==> flow/design.v <==
`timescale 1ns / 1ps
module axi_tlp_decoder 
#(
parameter AXIDATAWIDTH = 8
)
(
input clk,
input reset,
input tvalid,
input [8*AXIDATAWIDTH-1:0] tdata,
output reg tready,
input [AXIDATAWIDTH-1:0] tstrb,
input [21:0] tuser,
input tlast,
output reg [7:0]  a4lm_addr,
output reg [31:0] a4lm_wr_data,
output reg a4lm_wr_cmd,
output reg a4lm_rd_cmd,
output reg [7:0] cfg_addr,
output reg [31:0] cfg_wr_data,
output reg cfg_rd_cmd,
output reg cfg_wr_cmd,
output reg fifo0_wr_cmd,
output reg [16*AXIDATAWIDTH+4-1:0] fifo0_wr_data,
input fifo0_empty_flag,
input fifo0_full_flag,
input fifo0_prog_full_flag,
output reg req_compl,
output reg [2:0] compl_code,
input tlp_enc_ready,
output reg [2:0]   tenc_tc,                         
output reg [1:0]   tenc_attr,                       
output reg [9:0]   tenc_len,                        
output reg [15:0]  tenc_rid,                        
output reg [7:0]   tenc_tag,                        
output reg [7:0]   tenc_be,                         
output reg [12:0]  tenc_addr,                       
input lnk_up,
input cfg_to_turnoff,
output reg cfg_to_turnoff_ok
);
localparam [3:0] idle = 4'b0000,
						discharge_tlp = 4'b1111,
						cfg_rd = 4'b0001,
						cfg_wr = 4'b0010,
						a4lm_rd = 4'b0011,
						a4lm_wr = 4'b0100,
						a4sm_wr0 = 4'b0101,
						a4sm_wr1 = 4'b1001,
						wait_state = 4'b1000,
						receiving = 4'b1100;
reg [3:0] state_reg;
reg  tlp_digest;
reg [16*AXIDATAWIDTH+4-1:0] buffer0;
localparam [2:0] reg_rd_compl = 3'b001,
						cfg_rd_compl = 3'b010,
						cfg_wr_compl = 3'b011,
						adc_mem_compl = 3'b100;
localparam ADC_MEM_RD32 = 9'b00_00000_01;
localparam ADC_MEM_WR32 = 9'b10_00000_01;	
localparam REG_RD32 = 9'b00_00000_10;
localparam REG_WR32 = 9'b10_00000_10;
localparam CFG_RD   = 9'b00_00100_00; 
localparam CFG_WR   = 9'b10_00100_00;
always@(posedge clk)
begin
if(reset)
	begin
		state_reg <= idle;
		tready <= 1'b0;
		a4lm_addr <= 0;
		a4lm_wr_data <= 0;
		a4lm_wr_cmd <= 1'b0;
		a4lm_rd_cmd <= 1'b0;
		cfg_addr <= 0;
		cfg_wr_data <= 0;
		cfg_rd_cmd <= 1'b0;
		cfg_wr_cmd <= 1'b0;
		fifo0_wr_cmd = 1'b0;
		fifo0_wr_data = 0;
		req_compl <= 1'b0;
		compl_code <= 0;
		tenc_tc <= 0;
		tenc_attr <= 0;
		tenc_len <= 0;
		tenc_rid <= 0;
		tenc_tag <= 0;
		tenc_be <= 0;
		tenc_addr <= 0;
		cfg_to_turnoff_ok <= 1'b0;
	end
else
	begin
		case(state_reg)
			idle:
				begin
					cfg_to_turnoff_ok <= 1'b0;
					buffer0 = 0;
					tenc_tc <= 0;
					tenc_attr <= 0;
					tenc_len <= 0;
					tenc_rid <= 0;
					tenc_tag <= 0;
					tenc_be <= 0;
					tenc_addr <= 0;
					a4lm_wr_data <= 0;
					a4lm_addr <= 0;
					a4lm_wr_cmd <= 0;
					a4lm_rd_cmd <= 0;
					cfg_addr <= 0;
					cfg_wr_data <= 0;
					cfg_rd_cmd <= 0;
					cfg_wr_cmd <= 0;
					fifo0_wr_cmd = 0;
					fifo0_wr_data = 0;
					req_compl <= 0;
					compl_code <= 0;
					tready <= 1'b0;
					if(cfg_to_turnoff)
						begin
							cfg_to_turnoff_ok <= 1'b1;
						end
					if(lnk_up & tlp_enc_ready & tvalid & ~tlast & (~(fifo0_empty_flag & fifo0_full_flag)) & (~fifo0_prog_full_flag) &(~cfg_to_turnoff))
						begin
							state_reg <= receiving;
							tready <= 1'b1;
						end 
				end
			receiving:
				begin
					if(tdata[14] == 0)
							begin
								tlp_digest <= tdata[15];
								case ({tdata[30:24],{tuser[6],tuser[4] | tuser[2]}})
										REG_RD32:
											begin
												state_reg <= a4lm_rd;
												tenc_tc     <= tdata[22:20]; 
												tenc_attr   <= tdata[13:12];
												tenc_len    <= tdata[9:0];
												tenc_rid    <= tdata[63:48];
												tenc_tag    <= tdata[47:40];
												tenc_be     <= tdata[39:32];
												req_compl <= 1'b1;
												compl_code <= reg_rd_compl;
											end
										REG_WR32:
											begin
												state_reg <= a4lm_wr;
											end
										ADC_MEM_RD32:
											begin
												tenc_tc     <= tdata[22:20]; 
												tenc_attr   <= tdata[13:12];
												tenc_len    <= tdata[9:0];
												tenc_rid    <= tdata[63:48];
												tenc_tag    <= tdata[47:40];
												tenc_be     <= tdata[39:32];
												req_compl <= 1'b1;
												compl_code <= adc_mem_compl;
												state_reg <= idle;
											end
										ADC_MEM_WR32:
											begin
												buffer0[9:0] = tdata[9:0];
												buffer0[15:10] = tuser[7:2];
												state_reg <= a4sm_wr0;
											end
										CFG_RD:
											begin
												tenc_tc     <= tdata[22:20]; 
												tenc_attr   <= tdata[13:12];
												tenc_len    <= tdata[9:0];
												tenc_rid    <= tdata[63:48];
												tenc_tag    <= tdata[47:40];
												tenc_be     <= tdata[39:32];
												req_compl <= 1'b1;
												state_reg <= cfg_rd;
												compl_code <= cfg_rd_compl;
											end
										CFG_WR:
											begin
												req_compl <= 1'b1;
												tenc_tc     <= tdata[22:20]; 
												tenc_attr   <= tdata[13:12];
												tenc_len    <= tdata[9:0];
												tenc_rid    <= tdata[63:48];
												tenc_tag    <= tdata[47:40];
												tenc_be     <= tdata[39:32];
												compl_code <= cfg_wr_compl;
												state_reg <= cfg_wr;
											end
										default:
											begin
												state_reg <= discharge_tlp;
											end
								endcase
							end
						else
							begin
								state_reg <= discharge_tlp;
							end
				end
			a4lm_rd:
				begin
					req_compl <= 1'b0;
					a4lm_addr <= tdata[9:2];
					tenc_addr <= tdata[14:2];
					a4lm_rd_cmd <= 1'b1;
					state_reg <= idle;
				end
			a4lm_wr:
				begin
					a4lm_addr <= tdata[9:2];
					a4lm_wr_data <= tdata[63:32];
					a4lm_wr_cmd <= 1'b1;
					if(tlp_digest)
						begin
							state_reg <= discharge_tlp;
						end
					else
						begin
							state_reg <= idle;
							tready <= 1'b0;
						end
				end
			a4sm_wr0:
				begin
					buffer0[45:16] = tdata[31:2];
					fifo0_wr_data = buffer0;
					fifo0_wr_cmd = 1'b1;
					buffer0[31:0] = tdata[63:32];
					buffer0[128] = 1;
					state_reg <= a4sm_wr1;
				end
			a4sm_wr1:
				begin
					fifo0_wr_cmd = 1'b0;
					if(tlast)
						begin
							if(buffer0[129])
								begin
									buffer0[127:96] = tdata[31:0];
									buffer0[131] = 1'b1;
									fifo0_wr_cmd = 1'b1;
									fifo0_wr_data = buffer0;
									tready <= 1'b0;
									state_reg <= idle;
								end
							else
								begin
									buffer0[63:32] = tdata[31:0];
									buffer0[129] = 1'b1;
									buffer0[131:130] = 2'b00;
									fifo0_wr_cmd = 1'b1;
									fifo0_wr_data = buffer0;
									tready <= 1'b0;
									state_reg <= idle;
								end
						end
					else
						begin
							if(buffer0[129])
								begin
									buffer0[127:96] = tdata[31:0];
									buffer0[131] = 1'b1;
									fifo0_wr_cmd = 1'b1;
									fifo0_wr_data = buffer0;
									buffer0[31:0] = tdata[63:32];
									buffer0[131:128] = 4'b0001;
								end
							else
								begin
									buffer0[95:32] = tdata[63:0];
									buffer0[130:129] =  2'b11;
								end
						end
				end
			cfg_rd:
				begin
					tenc_addr <= tdata[14:2];
					req_compl <= 1'b0;
					cfg_addr <= tdata[9:2];
					cfg_rd_cmd <= 1'b1;
					if(tlast)
						begin
							state_reg <= idle;
						end
					else
						begin
							state_reg <= discharge_tlp;
						end
				end
			cfg_wr:
				begin
					tenc_addr <= tdata[14:2];
					req_compl <= 1'b0;
					cfg_wr_cmd <= 1'b1;
					cfg_addr <= tdata[9:2];
					cfg_wr_data <= tdata[63:32];
					if(tlast)
						begin
							state_reg <= idle;
						end
					else
						begin
							state_reg <= discharge_tlp;
						end
				end
			discharge_tlp:
				begin
					a4lm_wr_cmd <= 1'b0;
					if(tlast)
						begin
							state_reg <= idle;
							tready <= 1'b0;
						end
				end
		endcase
	end
end
endmodule
`timescale 1ns / 1ps
module axi_tlp_encoder 
#(
parameter AXIWIDTH = 8    
)
(
input clk,
input reset,
input [7:0] cfg_bus_number,
input [4:0] cfg_device_number,
input [2:0] cfg_function_number,
input [31:0]cfg_rd_data,
input cfg_valid,
input               req_compl,
input [2:0] 			compl_code,
output reg          tlp_encoder_ready,
input [2:0]         tenc_tc,
input [1:0]         tenc_attr,
input [9:0]         tenc_len,
input [15:0]        tenc_rid,
input [7:0]         tenc_tag,
input [7:0]         tenc_be,
input [12:0]        tenc_addr,
input 						a4lm_valid,
input [31:0]				a4lm_data,
input [1:0] 				a4lm_err_code,
input 				fifo1_full_flag,
input 				fifo1_empty_flag,
output reg       	fifo1_rd_cmd,
input	[131:0]		fifo1_rd_data,
output reg 								tx_tvalid,
output reg [8*AXIWIDTH-1:0] tx_tdata,
input 									tx_tready,
output reg [AXIWIDTH-1:0] tx_tstrb,
output reg								 tx_tlast
);
localparam [2:0] idle = 3'b000,
						cfg_rd_state = 3'b001,
						cfg_wr_state = 3'b010,
						reg_rd_state = 3'b100,
						adc_mem_state0 = 3'b101,
						adc_mem_state1 = 3'b110,
						adc_mem_state2 = 3'b011,
						waiting = 3'b111;
localparam PIO_64_CPLD_FMT_TYPE = 7'b10_01010;
localparam PIO_64_CPL_FMT_TYPE  = 7'b00_01010;
localparam [2:0] reg_rd_compl = 3'b001,
						cfg_rd_compl = 3'b010,
						cfg_wr_compl = 3'b011,
						adc_mem_compl = 3'b100;
reg [2:0] state_reg;
reg err_reg;
reg [131:0] 	buffer;
reg [31:0]     buffer0;
reg [9:0]	 counter;
reg [15:0] 	requester_id;
reg [7:0]	tag_reg;
reg [11:0] 	byte_count_reg;
reg [1:0] compl_reg;
reg [6:0] lower_addr;
reg flag0;
reg flag1;
reg flag2;
reg flag3;
always @(*)
begin
	byte_count_reg = 12'd0;
	casex (tenc_be[7:0])
		8'b00001xx1: byte_count_reg = 4;
		8'b000001x1: byte_count_reg = 3;
		8'b00001x10: byte_count_reg = 3;
		8'b00000011: byte_count_reg = 2;
		8'b00000110: byte_count_reg = 2;
		8'b00001100: byte_count_reg = 2;
		8'b00000001: byte_count_reg = 1;
		8'b00000010: byte_count_reg = 1;
		8'b00000100: byte_count_reg = 1;
		8'b00001000: byte_count_reg = 1;
		8'b00000000: byte_count_reg = 1;
		8'b1xxxxxx1: byte_count_reg = (tenc_len << 2);
		8'b01xxxxx1: byte_count_reg = (tenc_len << 2)-1;
		8'b001xxxx1: byte_count_reg = (tenc_len << 2)-2;
		8'b0001xxx1: byte_count_reg = (tenc_len << 2)-3;
		8'b1xxxxx10: byte_count_reg = (tenc_len << 2)-1;
		8'b01xxxx10: byte_count_reg = (tenc_len << 2)-2;
		8'b001xxx10: byte_count_reg = (tenc_len << 2)-3;
		8'b0001xx10: byte_count_reg = (tenc_len << 2)-4;
		8'b1xxxx100: byte_count_reg = (tenc_len << 2)-2;
		8'b01xxx100: byte_count_reg = (tenc_len << 2)-3;
		8'b001xx100: byte_count_reg = (tenc_len << 2)-4;
		8'b0001x100: byte_count_reg = (tenc_len << 2)-5;
		8'b0001x100: byte_count_reg = (tenc_len << 2)-5;
		8'b1xxx1000: byte_count_reg = (tenc_len << 2)-3;
		8'b01xx1000: byte_count_reg = (tenc_len << 2)-4;
		8'b001x1000: byte_count_reg = (tenc_len << 2)-5;
		8'b00011000: byte_count_reg = (tenc_len << 2)-6;
	endcase
end
always@(posedge clk)
begin
if(reset)
	begin
		state_reg <= idle;
		tlp_encoder_ready <= 1'b0;
		fifo1_rd_cmd = 1'b0;
		tx_tvalid <= 1'b0;
		tx_tdata <= 0;
		tx_tstrb <= 0;
		tx_tlast <= 1'b0;
	end
else
	begin
		case(state_reg)
			idle:
				begin
					flag2 <= 0;
					buffer0 <= 0;
					flag3 <= 0;
					flag0 <= 0;
					flag1 <= 0;
					requester_id <= 0;
					tag_reg <= 0;
					compl_reg <= 0;
					counter = 0;
					err_reg <= 0;
					tlp_encoder_ready <= 1'b1;
					fifo1_rd_cmd = 0;
					tx_tvalid <= 0;
					tx_tdata <= 0;
					tx_tstrb <= 0;
					tx_tlast <= 0;
					err_reg <= 0;
					buffer <= 0;
					if(req_compl&~(fifo1_empty_flag  & fifo1_full_flag))
						begin
							tlp_encoder_ready <= 1'b0;
							case(compl_code)
									reg_rd_compl:
										begin
											tx_tdata[30:24] <= PIO_64_CPLD_FMT_TYPE;
											state_reg <= waiting;
											compl_reg <= 2'd1;
											tx_tdata[9:0] <= 10'b1;  
											tx_tdata[43:32] <= byte_count_reg;
											flag0 <= 1;
										end
									cfg_rd_compl:
										begin
											tx_tdata[30:24] <= PIO_64_CPLD_FMT_TYPE;
											state_reg <= waiting;
											compl_reg <= 2'd2;
											tx_tdata[9:0] <= 10'b1;  
											tx_tdata[43:32] <= 4;
											tx_tdata[47:45] <= 000;
											flag0 <= 1;
										end
									cfg_wr_compl:
										begin
											tx_tvalid <= 1'b1;
											tx_tdata[30:24] <= PIO_64_CPL_FMT_TYPE;
											state_reg <= cfg_wr_state;
											tx_tdata[9:0] <= 10'b1;  
											tx_tdata[47:45] <= 000;
											tx_tdata[43:32] <= 4;
										end
									adc_mem_compl:
										begin
											flag0 <= 1;
											compl_reg <= 2'd3;
											tx_tdata[30:24] <= PIO_64_CPLD_FMT_TYPE;
											state_reg <= waiting;
											tx_tdata[9:0] <= tenc_len; 
											counter = tenc_len;
											tx_tdata[43:32] <= byte_count_reg;
										end
							endcase
							requester_id <= tenc_rid;
							tag_reg <= tenc_tag;
							tx_tdata[63:48] <= {	cfg_bus_number,
														cfg_device_number,
														cfg_function_number  
														};
							tx_tdata[44] <= 1'b0; 
							tx_tdata[31] <= 0;
							tx_tdata[23] <= 1'b0;
							tx_tdata[22:20] <= tenc_tc;
							tx_tdata[19:14] <= 6'b0;
							tx_tdata[13:12] <= tenc_attr;
							tx_tdata[11:10] <= 2'b0;
							tx_tstrb   <= 8'hFF;
							flag1 <= 0;
						end
				end
			waiting:
				begin
					if(flag1 == 0)
						begin
							casex ({flag0, tenc_be[3:0]})
								5'b0_xxxx : lower_addr <= 7'h0;
								5'bx_0000 : lower_addr <= {tenc_addr[4:0], 2'b00};
								5'bx_xxx1 : lower_addr <= {tenc_addr[4:0], 2'b00};
								5'bx_xx10 : lower_addr <= {tenc_addr[4:0], 2'b01};
								5'bx_x100 : lower_addr <= {tenc_addr[4:0], 2'b10};
								5'bx_1000 : lower_addr <= {tenc_addr[4:0], 2'b11};
							endcase
							flag1 <= 1;
						end
					case(compl_reg)
						2'd1:  
							begin
								if(a4lm_valid)
									begin
										case(a4lm_err_code)
											2'b10:
												begin
													tx_tdata[30:24] <= PIO_64_CPL_FMT_TYPE;
													tx_tdata[47:45] <= 3'b100; 
													err_reg <= 1'b1;
												end
											2'b01:
												begin
													tx_tdata[30:24] <= PIO_64_CPL_FMT_TYPE;
													tx_tdata[47:45] <= 3'b001; 
													err_reg <= 1'b1;
												end
											2'b00:
												begin
													tx_tdata[47:45] <= 3'b000;
													buffer[31:0] <= a4lm_data;
												end
										endcase
										tx_tvalid <= 1;
										state_reg <= reg_rd_state;
									end
							end
						2'd2:  
							begin
								if(cfg_valid)
									begin
										buffer[31:0] <= cfg_rd_data;
										tx_tvalid <= 1'b1;
										state_reg <= cfg_rd_state;
									end
							end
						2'd3:  
							begin
								if(fifo1_empty_flag == 0)
									begin
										tx_tdata[47:45] <= 3'b000;
										state_reg <= adc_mem_state0;
										fifo1_rd_cmd <= 1'b1;
									end
							end
					endcase
				end
			reg_rd_state:
				begin
					if(tx_tready)
						begin
							if(err_reg)
								begin
									tx_tdata[63:32] <= 32'h0;
									tx_tstrb   <= 8'h0F;
								end
							else
								begin
									tx_tstrb   <= 8'hFF;
									tx_tdata[63:32] <= buffer[31:0];
								end
							tx_tdata[31:16] <= requester_id;
							tx_tdata[15:8] <= tag_reg;
							tx_tdata[7] <= 1'b0;
							tx_tdata[6:0] <= lower_addr;
							tx_tlast <= 1'b1;
							state_reg <= idle;
						end
				end
			cfg_rd_state:
				begin
					if(tx_tready)
						begin
							tx_tstrb <= 8'hFF;
							tx_tlast <= 1'b1;
							state_reg <= idle;
							tx_tdata[63:32] <= buffer[31:0];
							tx_tdata[31:16] <= requester_id;
							tx_tdata[15:8] <= tag_reg;
							tx_tdata[7] <= 1'b0;
							tx_tdata[6:0] <= 7'b0;
						end
				end
			cfg_wr_state:
				begin
					if(tx_tready)
						begin
							tx_tstrb <= 8'h0F;
							tx_tlast <= 1'b1;
							state_reg <= idle;
							tx_tdata[31:16] <= tenc_rid;
							tx_tdata[15:8] <= tenc_tag;
							tx_tdata[7] <= 1'b0;
							tx_tdata[6:0] <= 7'b0;
						end
				end
			adc_mem_state0:
				begin
					buffer <= fifo1_rd_data;
					state_reg <= adc_mem_state1;
					fifo1_rd_cmd <= 1'b0;
					tx_tvalid <= 1'b1;
				end
			adc_mem_state1:
				begin
					if(tx_tready)
						begin
							tx_tdata[31:16] <= requester_id;
							tx_tdata[15:8] <= tag_reg;
							tx_tdata[7] <= 1'b0;
							tx_tdata[6:0] <= lower_addr;
							tx_tdata[63:32] <= buffer[31:0];
							state_reg <= adc_mem_state2;
							counter = counter - 1'b1;
						end
				end
			adc_mem_state2:
				begin
					case(counter)
					10'd1:
						begin
							state_reg <= idle;
							tx_tlast <= 1'b1;
							tx_tdata[63:32] <= 0;
							if(~buffer[130])
								begin
									tx_tdata[31:0] <= buffer[63:32];
								end
							else
								begin
									tx_tdata[31:0] <= buffer0;
								end
							tx_tstrb <= 8'h0F;
						end
					10'd3:
						begin
							fifo1_rd_cmd <= 1'b0;
							counter = counter - 2;
							buffer0 <= buffer[127:96];
							tx_tdata <= buffer[95:32];
							tx_tstrb <= 8'hFF;
						end
					default:
						begin
							if(counter[1])
								begin
									fifo1_rd_cmd <= 1'b1;
									buffer0 <= buffer[127:96];
									tx_tdata <= buffer[95:32];
									counter = counter - 2;
								end
							else
								begin
									fifo1_rd_cmd <= 1'b0;
									tx_tdata[31:0] <= buffer0;
									tx_tdata[63:32] <= fifo1_rd_data[31:0];
									buffer = fifo1_rd_data;
									counter = counter - 2;
								end
						end
					endcase
				end
		endcase
	end
end
endmodule
`timescale 1ns / 1ps
module axi4_lite_master
				#(
					parameter ADDR_WIDTH = 8,
					parameter DATA_WIDTH = 32,
					parameter STRB_WIDTH = DATA_WIDTH/8
				)
				(
					input 								reset,
					input 								clk,
					output reg 							awvalid,
					input 								awready,
					output reg	[1:0]					awprot,
					output reg	[ADDR_WIDTH-1:0]	awaddr,
					output reg 							wrvalid,
					input 								wrready,
					output reg  [STRB_WIDTH-1:0]	wrstrb,
					output reg 	[DATA_WIDTH-1:0]	wrdata,
					output reg 							bready,
					input 								bvalid,
					input [1:0]							bresp,
					output reg 							arvalid,
					input 								arready,
					output reg [ADDR_WIDTH-1:0]	araddr,
					output reg [1:0]					arprot,
					input  [DATA_WIDTH-1:0]			rddata,
					output reg 							rdready,
					input 								rdvalid,
					input  [2:0]						rdresp,
					input 								userrdcmd, 
					input 								userwrcmd,
					input  [ADDR_WIDTH-1:0] 		userrdwraddr,
					input  [DATA_WIDTH-1:0] 		userwrdata,
					output reg	[DATA_WIDTH-1:0] 	userrddata,
					output reg 							data_valid,
					output reg [1:0] 					error
				);
localparam  idle   = 4'b0000,
				read1  = 4'b0001,
				read2  = 4'b0010,
				read3  = 4'b0011,
				write1 = 4'b0100, 
				write2 = 4'b0101,
				write3 = 4'b0110,
				okay = 2'b00,  
				exokay = 2'b01, 
				slverr = 2'b10, 
				decerr = 2'b11; 
reg [3:0] statereg;
always@(posedge clk)
begin
	if(reset)
		begin
			statereg <= idle;
			araddr <= 0;
			awaddr <= 0;
			userrddata <= 32'h0;
			bready <= 1'b0;
			awvalid <= 1'b0;
			awprot <= 2'b00;
			wrdata <= 0;
			wrstrb <= 0;
			wrvalid <= 1'b0;
			arvalid <= 1'b0;
			arprot <= 0;
			data_valid <= 1'b0;
			rdready <= 1'b0;
			error <= 0;
		end
	else
		begin
			case(statereg)
				idle:
					begin	
						araddr <= 0;
						awaddr <= 0;
						userrddata <=  32'h0;
						statereg <= idle;
						bready <= 1'b0;
						awvalid <= 1'b0;
						awprot <= 2'b00;
						wrdata <= 0;
						wrstrb <= 0;
						wrvalid <= 1'b0;
						bready <= 1'b0;
						arvalid <= 1'b0;
						arprot <= 0;
						data_valid <= 1'b0;
						rdready <= 1'b0;
						error <= 0;
						if(userrdcmd)
							begin
								araddr <= userrdwraddr;
								statereg <= read1;
								arvalid <= 1'b1;
							end
						else	
							begin
								if(userwrcmd)
									begin
										wrdata <= userwrdata;
										wrstrb <= 4'b1111;
										awvalid <= 1'b1;
										awaddr <= userrdwraddr;
										statereg <= write1;
									end
							end
					end
				read1:
					begin
						if(arready)
							begin
								arvalid <= 1'b0;
								araddr <= 1'b0;
								statereg <= read2;
							end
					end
				read2:
					begin
						if(rdvalid)
							begin
								rdready <= 1'b1;
								case (rdresp)
									okay:
										begin
											userrddata <= rddata;
											data_valid <= 1'b1;
										end
									exokay:
										begin
											userrddata <= rddata;
											data_valid <= 1'b1;
										end
									slverr:
										begin
											data_valid <= 1'b1;
											error <= 2'b10;
										end
									decerr:
										begin
											data_valid <= 1'b1;
											error <= 2'b11;
										end
								endcase 
								statereg <= idle;
							end
					end
				write1:
					begin
						if(awready)
							begin
								awvalid <= 1'b0;
								statereg <= write2;
								wrvalid <= 1'b1;
							end
					end
				write2:
					begin
						if(wrready)
							begin
								wrvalid <= 1'b0;
								statereg <= write3;
							end
					end
				write3:
					begin
						if(bvalid)
							begin
								case(bresp)
									okay:
										begin
											error <= 2'b00;
											data_valid <= 1'b1;
										end
									exokay:
										begin
											error <= 2'b00;
											data_valid <= 1'b1;
										end
									slverr:
										begin
											data_valid <= 1'b1;
											error <= 2'b10;
										end
									decerr:
										begin
											data_valid <= 1'b1;
											error <= 2'b11;
										end
								endcase
								statereg <= idle;
								bready <= 1'b1;
							end
					end
			endcase
		end
end
endmodule
`timescale 1ns / 1ps
module axi4_lite_slave
				#(
					parameter ADDR_WIDTH = 8,
					parameter ADDR_WIDTH_SLAVE = 5,
					parameter DATA_WIDTH = 32,
					parameter STRB_WIDTH = DATA_WIDTH/8,
					parameter AXI_SLAVE_ADDR = 3'b000
				)
				(
					input 									reset,
					input 									clk,
					input 									awvalid,
					output reg 								awready,
					input 		[1:0]						awprot,
					input 		[ADDR_WIDTH-1:0]		awaddr,
					input 									wrvalid,
					output reg 								wrready,
					input 		[STRB_WIDTH-1:0]		wrstrb,
					input  		[DATA_WIDTH-1:0]		wrdata,
					input 									bready,
					output reg 								bvalid,
					output reg [1:0]						bresp,
					input 									arvalid,
					output reg 								arready,
					input  		[ADDR_WIDTH-1:0]		araddr,
					input 		[1:0]						arprot,
					output reg [DATA_WIDTH-1:0]		rdata,
					input 									rready,
					output reg 								rvalid,
					output reg [2:0]						rresp,
					output reg 								rfwrcmd,
					output reg 								rfrdcmd,
					output reg [ADDR_WIDTH_SLAVE-1:0] rfrdaddr,
					output reg [ADDR_WIDTH_SLAVE-1:0] rfwraddr,
					output reg[(DATA_WIDTH)-1:0] 	rfwrdata,
					input 		[(DATA_WIDTH)-1:0] 	rfrddata,
					input 									rf_busy,
					output reg 								slave_need_rf,
					input										rf_data_valid
					);
localparam 		idle = 3'b000,
					write1 = 3'b001,
					write2 = 3'b010,
					read1 = 3'b100,
					read2 = 3'b101;
reg [2:0]statereg;
reg [DATA_WIDTH-1:0] datareg;
always@(posedge clk)
begin
	if(reset)
		begin
			statereg <= idle;
			bvalid <= 0;
			wrready <= 1'b0;
			arready <= 1'b0;
			rdata <= 0;
			rfrdaddr <= 1'b0;
			rfwraddr <= 1'b0;
			rvalid <= 1'b0;
			rresp <= 2'b00;
			awready <= 1'b0;
			bresp <= 2'b00;
			rfwrcmd <= 1'b0;
			rfrdcmd <= 0;
			rfwrdata <= 0;
			slave_need_rf <= 1'b0;
		end
	else
		begin
			case(statereg)
				idle:
					begin
						bvalid <= 0;
						wrready <= 1'b0;
						arready <= 1'b0;
						rdata <= 0;
						rfrdaddr <= 1'b0;
						rfwraddr <= 1'b0;
						rvalid <= 1'b0;
						rresp <= 2'b00;
						awready <= 1'b0;
						bresp <= 2'b00;
						rfwrcmd <= 1'b0;
						rfrdcmd <= 0;
						rfwrdata <= 0;
						statereg <= idle;  
						slave_need_rf <= 1'b0;
						if(awvalid)
							begin
								if(awaddr[7:5] == AXI_SLAVE_ADDR)
									begin
										statereg <= write1;
										rfwraddr <= awaddr[4:0];
										awready <= 1'b1;
										slave_need_rf <= 1'b1;
									end
							end 
						if(arvalid)
							begin
								if(araddr[7:5] == AXI_SLAVE_ADDR)
									begin
										statereg <= read1;
										rfrdaddr <= araddr[4:0];
										rfrdcmd <= 1'b1;
										arready <= 1'b1;
										slave_need_rf <= 1'b1;
									end
							end
					end
				read1:
					begin
						arready <= 1'b0;
						if(~rf_busy)
							begin
								rfrdcmd <= 1'b0;
								if(rf_data_valid)
									begin
										rdata <= rfrddata;
										rvalid <= 1'b1;
										rresp <= 2'b00;
										statereg <= read2;
										slave_need_rf <= 1'b0;
									end
							end
					end
				read2:
					begin
						if(rready)
							begin
								rvalid <= 1'b0;
								statereg <= idle;
							end
					end
				write1:
					begin
						awready <= 1'b0;
						if(wrvalid)
							begin
								wrready <= 1'b1;
								rfwrdata <= wrdata;
								statereg <= write2;
								if(~rf_busy)
									begin
										rfwrcmd <= 1'b1;
										bresp <= 2'b00;
										bvalid <= 1'b1;
									end
							end
					end
				write2:
					begin
						rfwrcmd <= 1'b0;
						wrready <= 1'b0;
						bvalid <= 1'b1;
						slave_need_rf <= 1'b0;
						if(bready)
							begin
								statereg <= idle;
								bvalid <= 1'b0;
							end
					end
		endcase
	end
end
endmodule
`timescale 1ns / 1ps
module register_file
					#(
						parameter   NMBROFDATABITS       =    32, 
										NMBROFADDRBITS   =    5  
					)
					(
						input 												reset,
						input													 clk,
						input 												rd_en,
						input 												wr_en,
						input	 		[NMBROFADDRBITS-1:0]				 wr_addr, 
						input 		[NMBROFADDRBITS-1:0]					 rd_addr,
						input 		[NMBROFDATABITS-1:0]			 	wr_data,
						output reg 	[NMBROFDATABITS-1:0]	 			rd_data,
						output reg 											rf_data_valid
					);	
reg [NMBROFDATABITS-1:0]   array_reg  [0:15]; 
reg statereg;
localparam idle = 1'b0,
				read = 1'b1;
always@(posedge clk)
begin
	if(reset)  
		begin
			statereg <= idle;
			rd_data <= 32'h0;
			rf_data_valid <= 1'b0;
			array_reg[0] <= 32'hFFFFFFFF;
			array_reg[1] <= 32'hFFFFFFFF;
			array_reg[2] <= 32'hFFFFFFFF;
			array_reg[3] <= 32'hFFFFFFFF;
			array_reg[4] <= 32'hFFFFFFFF; 
			array_reg[5] <= 32'hFFFFFFFF;
			array_reg[6] <= 32'hFFFFFFFF;
			array_reg[7] <= 32'hFFFFFFFF;
			array_reg[8] <= 32'hFFFFFFFF;
			array_reg[9] <= 32'hFFFFFFFF;
			array_reg[10] <= 32'hFFFFFFF;
			array_reg[11] <= 32'hFFFFFFF;
			array_reg[12] <= 32'hFFFFFFF;
			array_reg[13] <= 32'hFFFFFFF;
			array_reg[14] <= 32'hFFFFFFF;
			array_reg[15] <= 32'hFFFFFFF;
		end
	else
		begin
			case(statereg)
				idle:
					begin
						rd_data <= 32'h0;
						rf_data_valid <= 0;
						if(rd_en)
							begin
								rf_data_valid <= 1'b1;
								statereg <= read;
								if(rd_addr < 16)
									begin
										rd_data <= array_reg[rd_addr[3:0]];
									end
								else 
									begin
										rd_data <= 32'hFFFFFFFF;
									end
							end
						if(wr_en)
							begin
								if(wr_addr < 16)
									begin
										array_reg[wr_addr[3:0]] <= wr_data;
									end
							end
					end
				read:
					begin
						statereg <= idle;						
					end
			endcase
		end
end
endmodule
`timescale 1ns / 1ps
module pcie_pio_ctrl (
  input          clk,
  input          reset,
  input          tvalid,
  input  [63:0]  tdata,
  output         tready,
  input  [7:0]   tstrb,
  input  [21:0]  tuser,
  input          tlast,
  output [7:0]   cfg_addr,
  output [31:0]  cfg_wr_data,
  output         cfg_rd_cmd,
  output         cfg_wr_cmd,
  input  [31:0]  cfg_rd_data,
  input          cfg_valid,
  output         fifo0_wr_cmd,
  output [131:0] fifo0_wr_data,
  input          fifo0_empty_flag,
  input          fifo0_full_flag,
  input          fifo0_prog_full_flag,
  input          fifo1_full_flag,
  input          fifo1_empty_flag,
  output         fifo1_rd_cmd,
  input  [131:0] fifo1_rd_data,
  input  [7:0]   cfg_bus_number,
  input  [4:0]   cfg_device_number,
  input  [2:0]   cfg_function_number,
  input          lnk_up,
  input          cfg_to_turnoff,
  output         cfg_to_turnoff_ok,
  output         tx_tvalid,
  output [63:0]  tx_tdata,
  input          tx_tready,
  output [7:0]   tx_tstrb,
  output         tx_tlast
);
  wire [7:0]  a4lm_addr;
  wire [31:0] a4lm_wr_data;
  wire        a4lm_wr_cmd, a4lm_rd_cmd;
  wire        req_compl, tlp_enc_ready;
  wire [2:0]  compl_code;
  wire [2:0]  tenc_tc;
  wire [1:0]  tenc_attr;
  wire [9:0]  tenc_len;
  wire [15:0] tenc_rid;
  wire [7:0]  tenc_tag;
  wire [7:0]  tenc_be;
  wire [12:0] tenc_addr;
  wire [31:0] a4lm_data;
  wire        a4lm_valid;
  wire [1:0]  a4lm_err_code;
  wire        awvalid, awready, wrvalid, wrready, bready, bvalid;
  wire        arvalid, arready, rready, rvalid;
  wire [1:0]  awprot, arprot, bresp;
  wire [7:0]  awaddr, araddr;
  wire [3:0]  wrstrb;
  wire [31:0] wrdata, rdata;
  wire [2:0]  rresp;
  wire        rfwrcmd, rfrdcmd, rf_data_valid, slave_need_rf;
  wire [4:0]  rfrdaddr, rfwraddr;
  wire [31:0] rfwrdata, rfrddata;
  axi_tlp_decoder #(.AXIDATAWIDTH(8)) u_dec (
    .clk(clk), .reset(reset),
    .tvalid(tvalid), .tdata(tdata), .tready(tready), .tstrb(tstrb),
    .tuser(tuser), .tlast(tlast),
    .a4lm_addr(a4lm_addr), .a4lm_wr_data(a4lm_wr_data),
    .a4lm_wr_cmd(a4lm_wr_cmd), .a4lm_rd_cmd(a4lm_rd_cmd),
    .cfg_addr(cfg_addr), .cfg_wr_data(cfg_wr_data),
    .cfg_rd_cmd(cfg_rd_cmd), .cfg_wr_cmd(cfg_wr_cmd),
    .fifo0_wr_cmd(fifo0_wr_cmd), .fifo0_wr_data(fifo0_wr_data),
    .fifo0_empty_flag(fifo0_empty_flag), .fifo0_full_flag(fifo0_full_flag),
    .fifo0_prog_full_flag(fifo0_prog_full_flag),
    .req_compl(req_compl), .compl_code(compl_code), .tlp_enc_ready(tlp_enc_ready),
    .tenc_tc(tenc_tc), .tenc_attr(tenc_attr), .tenc_len(tenc_len),
    .tenc_rid(tenc_rid), .tenc_tag(tenc_tag), .tenc_be(tenc_be),
    .tenc_addr(tenc_addr),
    .lnk_up(lnk_up), .cfg_to_turnoff(cfg_to_turnoff),
    .cfg_to_turnoff_ok(cfg_to_turnoff_ok)
  );
  axi4_lite_master #(.ADDR_WIDTH(8), .DATA_WIDTH(32)) u_a4lm (
    .reset(reset), .clk(clk),
    .awvalid(awvalid), .awready(awready), .awprot(awprot), .awaddr(awaddr),
    .wrvalid(wrvalid), .wrready(wrready), .wrstrb(wrstrb), .wrdata(wrdata),
    .bready(bready), .bvalid(bvalid), .bresp(bresp),
    .arvalid(arvalid), .arready(arready), .araddr(araddr), .arprot(arprot),
    .rddata(rdata), .rdready(rready), .rdvalid(rvalid), .rdresp(rresp),
    .userrdcmd(a4lm_rd_cmd), .userwrcmd(a4lm_wr_cmd),
    .userrdwraddr(a4lm_addr), .userwrdata(a4lm_wr_data),
    .userrddata(a4lm_data), .data_valid(a4lm_valid), .error(a4lm_err_code)
  );
  axi4_lite_slave #(.ADDR_WIDTH(8), .ADDR_WIDTH_SLAVE(5), .DATA_WIDTH(32),
                    .AXI_SLAVE_ADDR(3'b000)) u_a4ls (
    .reset(reset), .clk(clk),
    .awvalid(awvalid), .awready(awready), .awprot(awprot), .awaddr(awaddr),
    .wrvalid(wrvalid), .wrready(wrready), .wrstrb(wrstrb), .wrdata(wrdata),
    .bready(bready), .bvalid(bvalid), .bresp(bresp),
    .arvalid(arvalid), .arready(arready), .araddr(araddr), .arprot(arprot),
    .rdata(rdata), .rready(rready), .rvalid(rvalid), .rresp(rresp),
    .rfwrcmd(rfwrcmd), .rfrdcmd(rfrdcmd), .rfrdaddr(rfrdaddr), .rfwraddr(rfwraddr),
    .rfwrdata(rfwrdata), .rfrddata(rfrddata), .rf_busy(1'b0),
    .slave_need_rf(slave_need_rf), .rf_data_valid(rf_data_valid)
  );
  register_file #(.NMBROFDATABITS(32), .NMBROFADDRBITS(5)) u_rf (
    .reset(reset), .clk(clk),
    .rd_en(rfrdcmd), .wr_en(rfwrcmd),
    .wr_addr(rfwraddr), .rd_addr(rfrdaddr),
    .wr_data(rfwrdata), .rd_data(rfrddata), .rf_data_valid(rf_data_valid)
  );
  axi_tlp_encoder #(.AXIWIDTH(8)) u_enc (
    .clk(clk), .reset(reset),
    .cfg_bus_number(cfg_bus_number), .cfg_device_number(cfg_device_number),
    .cfg_function_number(cfg_function_number),
    .cfg_rd_data(cfg_rd_data), .cfg_valid(cfg_valid),
    .req_compl(req_compl), .compl_code(compl_code), .tlp_encoder_ready(tlp_enc_ready),
    .tenc_tc(tenc_tc), .tenc_attr(tenc_attr), .tenc_len(tenc_len),
    .tenc_rid(tenc_rid), .tenc_tag(tenc_tag), .tenc_be(tenc_be),
    .tenc_addr(tenc_addr),
    .a4lm_valid(a4lm_valid), .a4lm_data(a4lm_data), .a4lm_err_code(a4lm_err_code),
    .fifo1_full_flag(fifo1_full_flag), .fifo1_empty_flag(fifo1_empty_flag),
    .fifo1_rd_cmd(fifo1_rd_cmd), .fifo1_rd_data(fifo1_rd_data),
    .tx_tvalid(tx_tvalid), .tx_tdata(tx_tdata), .tx_tready(tx_tready),
    .tx_tstrb(tx_tstrb), .tx_tlast(tx_tlast)
  );
endmodule
======== From RTL to reports: pcie_pio_ctrl ========
The steps from the RTL of pcie_pio_ctrl to its reports follow in flow order.
Lines are those of the file above, counted from 1.
Cell names lack the library's common part.
The mark -- stands for no value.
design
  top module .............................. pcie_pio_ctrl
  clock port .............................. clk
  cell library ............................ sky130hd
  timing corner ........................... tt_025C_1v80

======== Elaborated design ========
Source: Yosys, flattened and elaborated, memories not mapped. Widths are those after wreduce. Print and check cells do not count.
Memory sizes are those after Yosys's memory passes, which may raise the word count (mostly to a power of two), join words into wider ones and drop unused or constant bits.
bit counts
  flip-flop bits (word level) ............. 913
  bits in writable memories ............... 512
  memory cells ............................ 1
  input bits .............................. 287
  output and inout port bits .............. 252
  cells after elaboration ................. 724
cells by class
  add/subtract/negate cells ............... 8
  order comparisons ....................... 2
  eq/ne operators ......................... 131
  multiplexer cells ....................... 334
  bitwise logic cells ..................... 22
  reductions and logical operators ........ 135
memory list
  name            words  bits a word  line  text
  u_rf.array_reg  16     32           1078  reg [NMBROFDATABITS-1:0]   array_reg  [0:15];
operators by type and width
  operator                            number
  32-bit two-way mux                  25
  32-bit case mux with 2-bit select   9
  132-bit case mux with 3-bit select  1
  132-bit two-way mux                 3
  99-bit case mux with 3-bit select   1
  131-bit two-way mux                 2
  82-bit case mux with 2-bit select   1
  12-bit case mux with 11-bit select  1
  32-bit case mux with 4-bit select   1
  16-bit case mux with 4-bit select   2
  16-bit two-way mux                  8
  8-bit two-way mux                   13
  8-bit case mux with 2-bit select    6
  3-bit two-way mux                   31
  7-bit two-way mux                   13
  4-bit two-way mux                   21
  10-bit two-way mux                  7
  1-bit two-way mux                   67
  64-bit two-way mux                  1
  16-bit case mux with 2-bit select   2
  12-bit two-way mux                  5
  3-bit AND reduction                 19
  7-bit case mux with 4-bit select    2
  7-bit case mux with 2-bit select    4
  2-bit two-way mux                   25
  16-bit case mux with 3-bit select   1
  12-bit case mux with 4-bit select   1
  12-bit case mux with 2-bit select   2
Other operator kinds: 95; their cells: 358.

======== Longest topological paths ========
Depth = most cells in a row (Yosys ltp): at word level without a register or memory, in the mapped netlist without a sequential cell, where the memories' decode and read muxes count.
logic depth
  depth after elaboration ................. 8
  ABC_AREA ................................ 1
  depth in mapped cells ................... 16
  depth with buffers taken out ............ 13

======== Synthesis result ========
Yosys stat after the flow's synthesis: flattened, memories mapped to cells. It holds for the ABC_AREA given above (unset counts as 0); a run with the other value may have another netlist.
mapped netlist
  standard cells after synthesis .......... 7012
  chip area (Yosys) ....................... 62158.4 µm²
  area of sequential cells ................ 37175.7 µm²
  mapped flip-flops ....................... 1432
  buffer cells ............................ 493
cells by type
  type      number  area in all (µm²)
  edfxtp_1  850     2.55E+04
  dfxtp_1   582     1.17E+04
  nand2_1   1607    6.03E+03
  nor2_1    830     3.12E+03
  o21ai_0   552     2762.65
  inv_1     677     2.54E+03
  nand3_1   358     1.79E+03
  a21oi_1   348     1741.67
  clkbuf_1  339     1272.47
  o211ai_1  147     1.1E+03
  o22ai_1   86      538.016
  buf_2     98      490.47
  a221oi_1  53      464.195
  a22oi_1   57      427.91
  nand4_1   62      387.872
  o221ai_1  42      367.853
  or2_2     37      231.472
  o21ai_1   44      220.211
Other cell types: 34; their cells: 243.

======== Timing after synthesis ========
OpenSTA on the mapped netlist: ideal clock, no wires. The path of least setup slack (recovery checks aside). Input and output delay are each 20% of the period. Register names are those of the netlist, which keeps one name where synthesis merged equal registers.
timing post-synthesis
  path type ............................... input to register
  from .................................... input reset
  to ...................................... register u_enc.buffer[100]
  clock period ............................ 10.0 ns
  input delay ............................. 2.000 ns
  library setup time ...................... 0.671 ns
  time at the first pin ................... 2.000 ns
  data arrival time ....................... 9.237 ns
  required time ........................... 9.329 ns
  path slack .............................. 0.092 ns
  delay of the path ....................... 7.908 ns
  stages .................................. 4
  path buffers ............................ 3
  period reached after synthesis .......... 9.908 ns
"delay of the path" is the arrival time less input delay plus setup time.
"stages" counts driving pins, that of a launching flip-flop among them; a cell with two outputs on the path counts twice.
"period reached after synthesis" is the clock period less the worst setup slack; recovery checks do not enter. This is arithmetic on one report: input and output delays are still those of the set period (20% each).
Between the ends stands the longest chain of elaborated cells between them, by number of cells; it is not shown to be the way that was timed. Of several equally long chains one is given.
Each line given opens the expression or statement behind the cell; cells for indexed reads and writes are added by Yosys, which also makes memories of some case tables.
At most two assigning lines are given for a register; there are more.
between the ends, post-synthesis
  path through ............................ clkbuf_1 clkbuf_1 buf_1 nor3_1
  length of the longest elaborated chain .. 2
  elaborated cells between the ends (all ways) .. 2
  RTL lines with such cells ............... 0
  those cells by class .................... logic: 1; reduce/logical: 1
ends and longest elaborated chain, post-synthesis
  element              line  text
  start: declaration   1145  input          reset,
  1-bit NOT            --
  4-bit AND reduction  --
  end: assignment      629   buffer <= fifo1_rd_data;
  end: assignment      687   buffer = fifo1_rd_data;
  end: declaration     375   reg [131:0] buffer;

======== Path in the finished layout ========
Path of least setup slack in the final report of run A (OpenROAD, finished layout, wires in). Where an end is a register, its clock arrival counts in the times.
timing after layout
  path type ............................... register to register
  from .................................... register u_enc.counter[1]
  to ...................................... register u_enc.buffer[63]
  clock period ............................ 5.67 ns
  library setup time ...................... 0.36 ns
  time at the first pin ................... 0.76 ns
  data arrival time ....................... 4.04 ns
  required time ........................... 6.07 ns
  path slack .............................. 2.03 ns
  stages .................................. 12
  path buffers ............................ 2
Between the ends stands the longest chain of elaborated cells between them, by number of cells; it is not shown to be the way that was timed. Of several equally long chains one is given.
At most two assigning lines are given for a register; there are more.
The path ends at the enable pin of a flip-flop; only ways to that pin are counted.
between the ends, after layout
  path through ............................ edfxtp_1 buf_4 clkinv_1 ha_1 inv_1 nor2_2 nand2_2 nand2_1 nor2_2 o21ai_0 nor3_4 buf_12
  length of the longest elaborated chain .. 4
  elaborated cells between the ends (all ways) .. 6
  RTL lines with such cells ............... 1
  those cells by class .................... eq/ne: 4; reduce/logical: 2
ends and longest elaborated chain, after layout
  element                                    line  text
  start: declaration                         377   reg [9:0] counter;
  start: assignment                          495   counter = tenc_len;
  start: assignment                          644   counter = counter - 1'b1;
  10-bit by 1-bit == test with 1-bit output  649   case(counter)
  2-bit OR reduction                         --
  2-bit inequality test                      --
  4-bit AND reduction                        --
  end: assignment                            629   buffer <= fifo1_rd_data;
  end: assignment                            687   buffer = fifo1_rd_data;
  end: declaration                           375   reg [131:0] buffer;

Add stored flow runs of pcie_pio_ctrl

Measured data: module pcie_pio_ctrl, platform sky130hd, 3 stored runs of the flow under differing settings, order arbitrary. Input and output delays are each 20% of the period that was set; the output load is 0.01 pF.
"achieved clock period (ns)": clock period set for the run, less the worst setup slack. It is reckoned from that one timing run; input and output delays stay at 20% of the period that was set.
By "worst setup path time (ns)" is meant the share of the clock period that the worst setup path is allowed (20% is reserved at inputs, 20% at outputs), minus its slack. Clock arrival times at its registers enter into it.
"finish__power__total" is the tool's figure for a default switching activity; nothing was simulated.

Flow files of run A
==> flow/run.sh <==
#!/bin/bash
# the make line also repeats the synthesis and layout settings of config.mk as NAME=value (left out here)
make -C /OpenROAD-flow-scripts/flow DESIGN_CONFIG=/design/flow/config.mk WORK_HOME=/design/flow/orfs CLKGATE_MAP_FILE= finish
==> flow/config.mk <==
export PLATFORM = sky130hd
export DESIGN_NAME = pcie_pio_ctrl
export DESIGN_NICKNAME = pcie_pio_ctrl
export VERILOG_FILES = /design/flow/design.v
export SDC_FILE = /design/flow/constraint.sdc
export NUM_CORES = 4
export LEC_CHECK = 0
export ABC_AREA = 1
export CAP_MARGIN = 30
export CELL_PAD_IN_SITES_DETAIL_PLACEMENT = 0
export CORE_ASPECT_RATIO = 0.5
export CORE_MARGIN = 3
export CORE_UTILIZATION = 36
export CTS_CLUSTER_SIZE = 49
export GPL_ROUTABILITY_DRIVEN = 0
export GPL_TIMING_DRIVEN = 1
export PLACE_DENSITY_LB_ADDON = 0.27
export SETUP_SLACK_MARGIN = 0.62
export SLEW_MARGIN = 20
export TNS_END_PERCENT = 10
==> flow/constraint.sdc <==
create_clock -name core_clock -period 5.67 [get_ports {clk}]
set_input_delay 1.1340 -clock core_clock [delete_from_list [all_inputs] [get_ports {clk}]]
set_output_delay 1.1340 -clock core_clock [all_outputs]
set_load 0.01 [all_outputs]

report of run A
yosys chip area after synthesis (um^2): 62158.4
finish__design__die__area: 177985.0
finish__design__instance__area__stdcell: 73953.4
finish__design__instance__utilization: 0.4326
finish__timing__setup__ws: 2.032
finish__timing__setup__tns: 0.000
finish__timing__hold__ws: 0.453
finish__power__total: 2.122e-02
achieved clock period (ns): 3.638
worst setup path time (ns): 3.64
worst setup path kind: register to register

Flow files of run B
==> flow/run.sh <==
#!/bin/bash
# the make line also repeats the synthesis and layout settings of config.mk as NAME=value (left out here)
make -C /OpenROAD-flow-scripts/flow DESIGN_CONFIG=/design/flow/config.mk WORK_HOME=/design/flow/orfs CLKGATE_MAP_FILE= finish
==> flow/config.mk <==
export PLATFORM = sky130hd
export DESIGN_NAME = pcie_pio_ctrl
export DESIGN_NICKNAME = pcie_pio_ctrl
export VERILOG_FILES = /design/flow/design.v
export SDC_FILE = /design/flow/constraint.sdc
export NUM_CORES = 4
export LEC_CHECK = 0
export CAP_MARGIN = 20
export CORE_MARGIN = 2
export CORE_UTILIZATION = 40
export SETUP_SLACK_MARGIN = -0.38
export SLEW_MARGIN = 20
==> flow/constraint.sdc <==
create_clock -name core_clock -period 5.05 [get_ports {clk}]
set_input_delay 1.0100 -clock core_clock [delete_from_list [all_inputs] [get_ports {clk}]]
set_output_delay 1.0100 -clock core_clock [all_outputs]
set_load 0.01 [all_outputs]

report of run B
yosys chip area after synthesis (um^2): 60292.8
finish__design__die__area: 153852.0
finish__design__instance__area__stdcell: 72390.7
finish__design__instance__utilization: 0.4833
finish__timing__setup__ws: 1.692
finish__timing__setup__tns: 0.000
finish__timing__hold__ws: 0.441
finish__power__total: 2.452e-02
achieved clock period (ns): 3.358
worst setup path time (ns): 2.35
worst setup path kind: input to register

Flow files of run C
==> flow/run.sh <==
#!/bin/bash
# the make line also repeats the synthesis and layout settings of config.mk as NAME=value (left out here)
make -C /OpenROAD-flow-scripts/flow DESIGN_CONFIG=/design/flow/config.mk WORK_HOME=/design/flow/orfs CLKGATE_MAP_FILE= finish
==> flow/config.mk <==
export PLATFORM = sky130hd
export DESIGN_NAME = pcie_pio_ctrl
export DESIGN_NICKNAME = pcie_pio_ctrl
export VERILOG_FILES = /design/flow/design.v
export SDC_FILE = /design/flow/constraint.sdc
export NUM_CORES = 4
export LEC_CHECK = 0
export CAP_MARGIN = 20
export CELL_PAD_IN_SITES_DETAIL_PLACEMENT = 1
export CELL_PAD_IN_SITES_GLOBAL_PLACEMENT = 2
export CORE_ASPECT_RATIO = 0.85
export CORE_MARGIN = 2
export CORE_UTILIZATION = 31
export PLACE_DENSITY_LB_ADDON = 0.25
export SLEW_MARGIN = 20
==> flow/constraint.sdc <==
create_clock -name core_clock -period 5.05 [get_ports {clk}]
set_input_delay 1.0100 -clock core_clock [delete_from_list [all_inputs] [get_ports {clk}]]
set_output_delay 1.0100 -clock core_clock [all_outputs]
set_load 0.01 [all_outputs]

report of run C
yosys chip area after synthesis (um^2): 60292.8
finish__design__die__area: 198048.0
finish__design__instance__area__stdcell: 73490.5
finish__design__instance__utilization: 0.3794
finish__timing__setup__ws: 1.630
finish__timing__setup__tns: 0.000
finish__timing__hold__ws: 0.457
finish__power__total: 2.512e-02
achieved clock period (ns): 3.420
worst setup path time (ns): 3.42
worst setup path kind: register to register
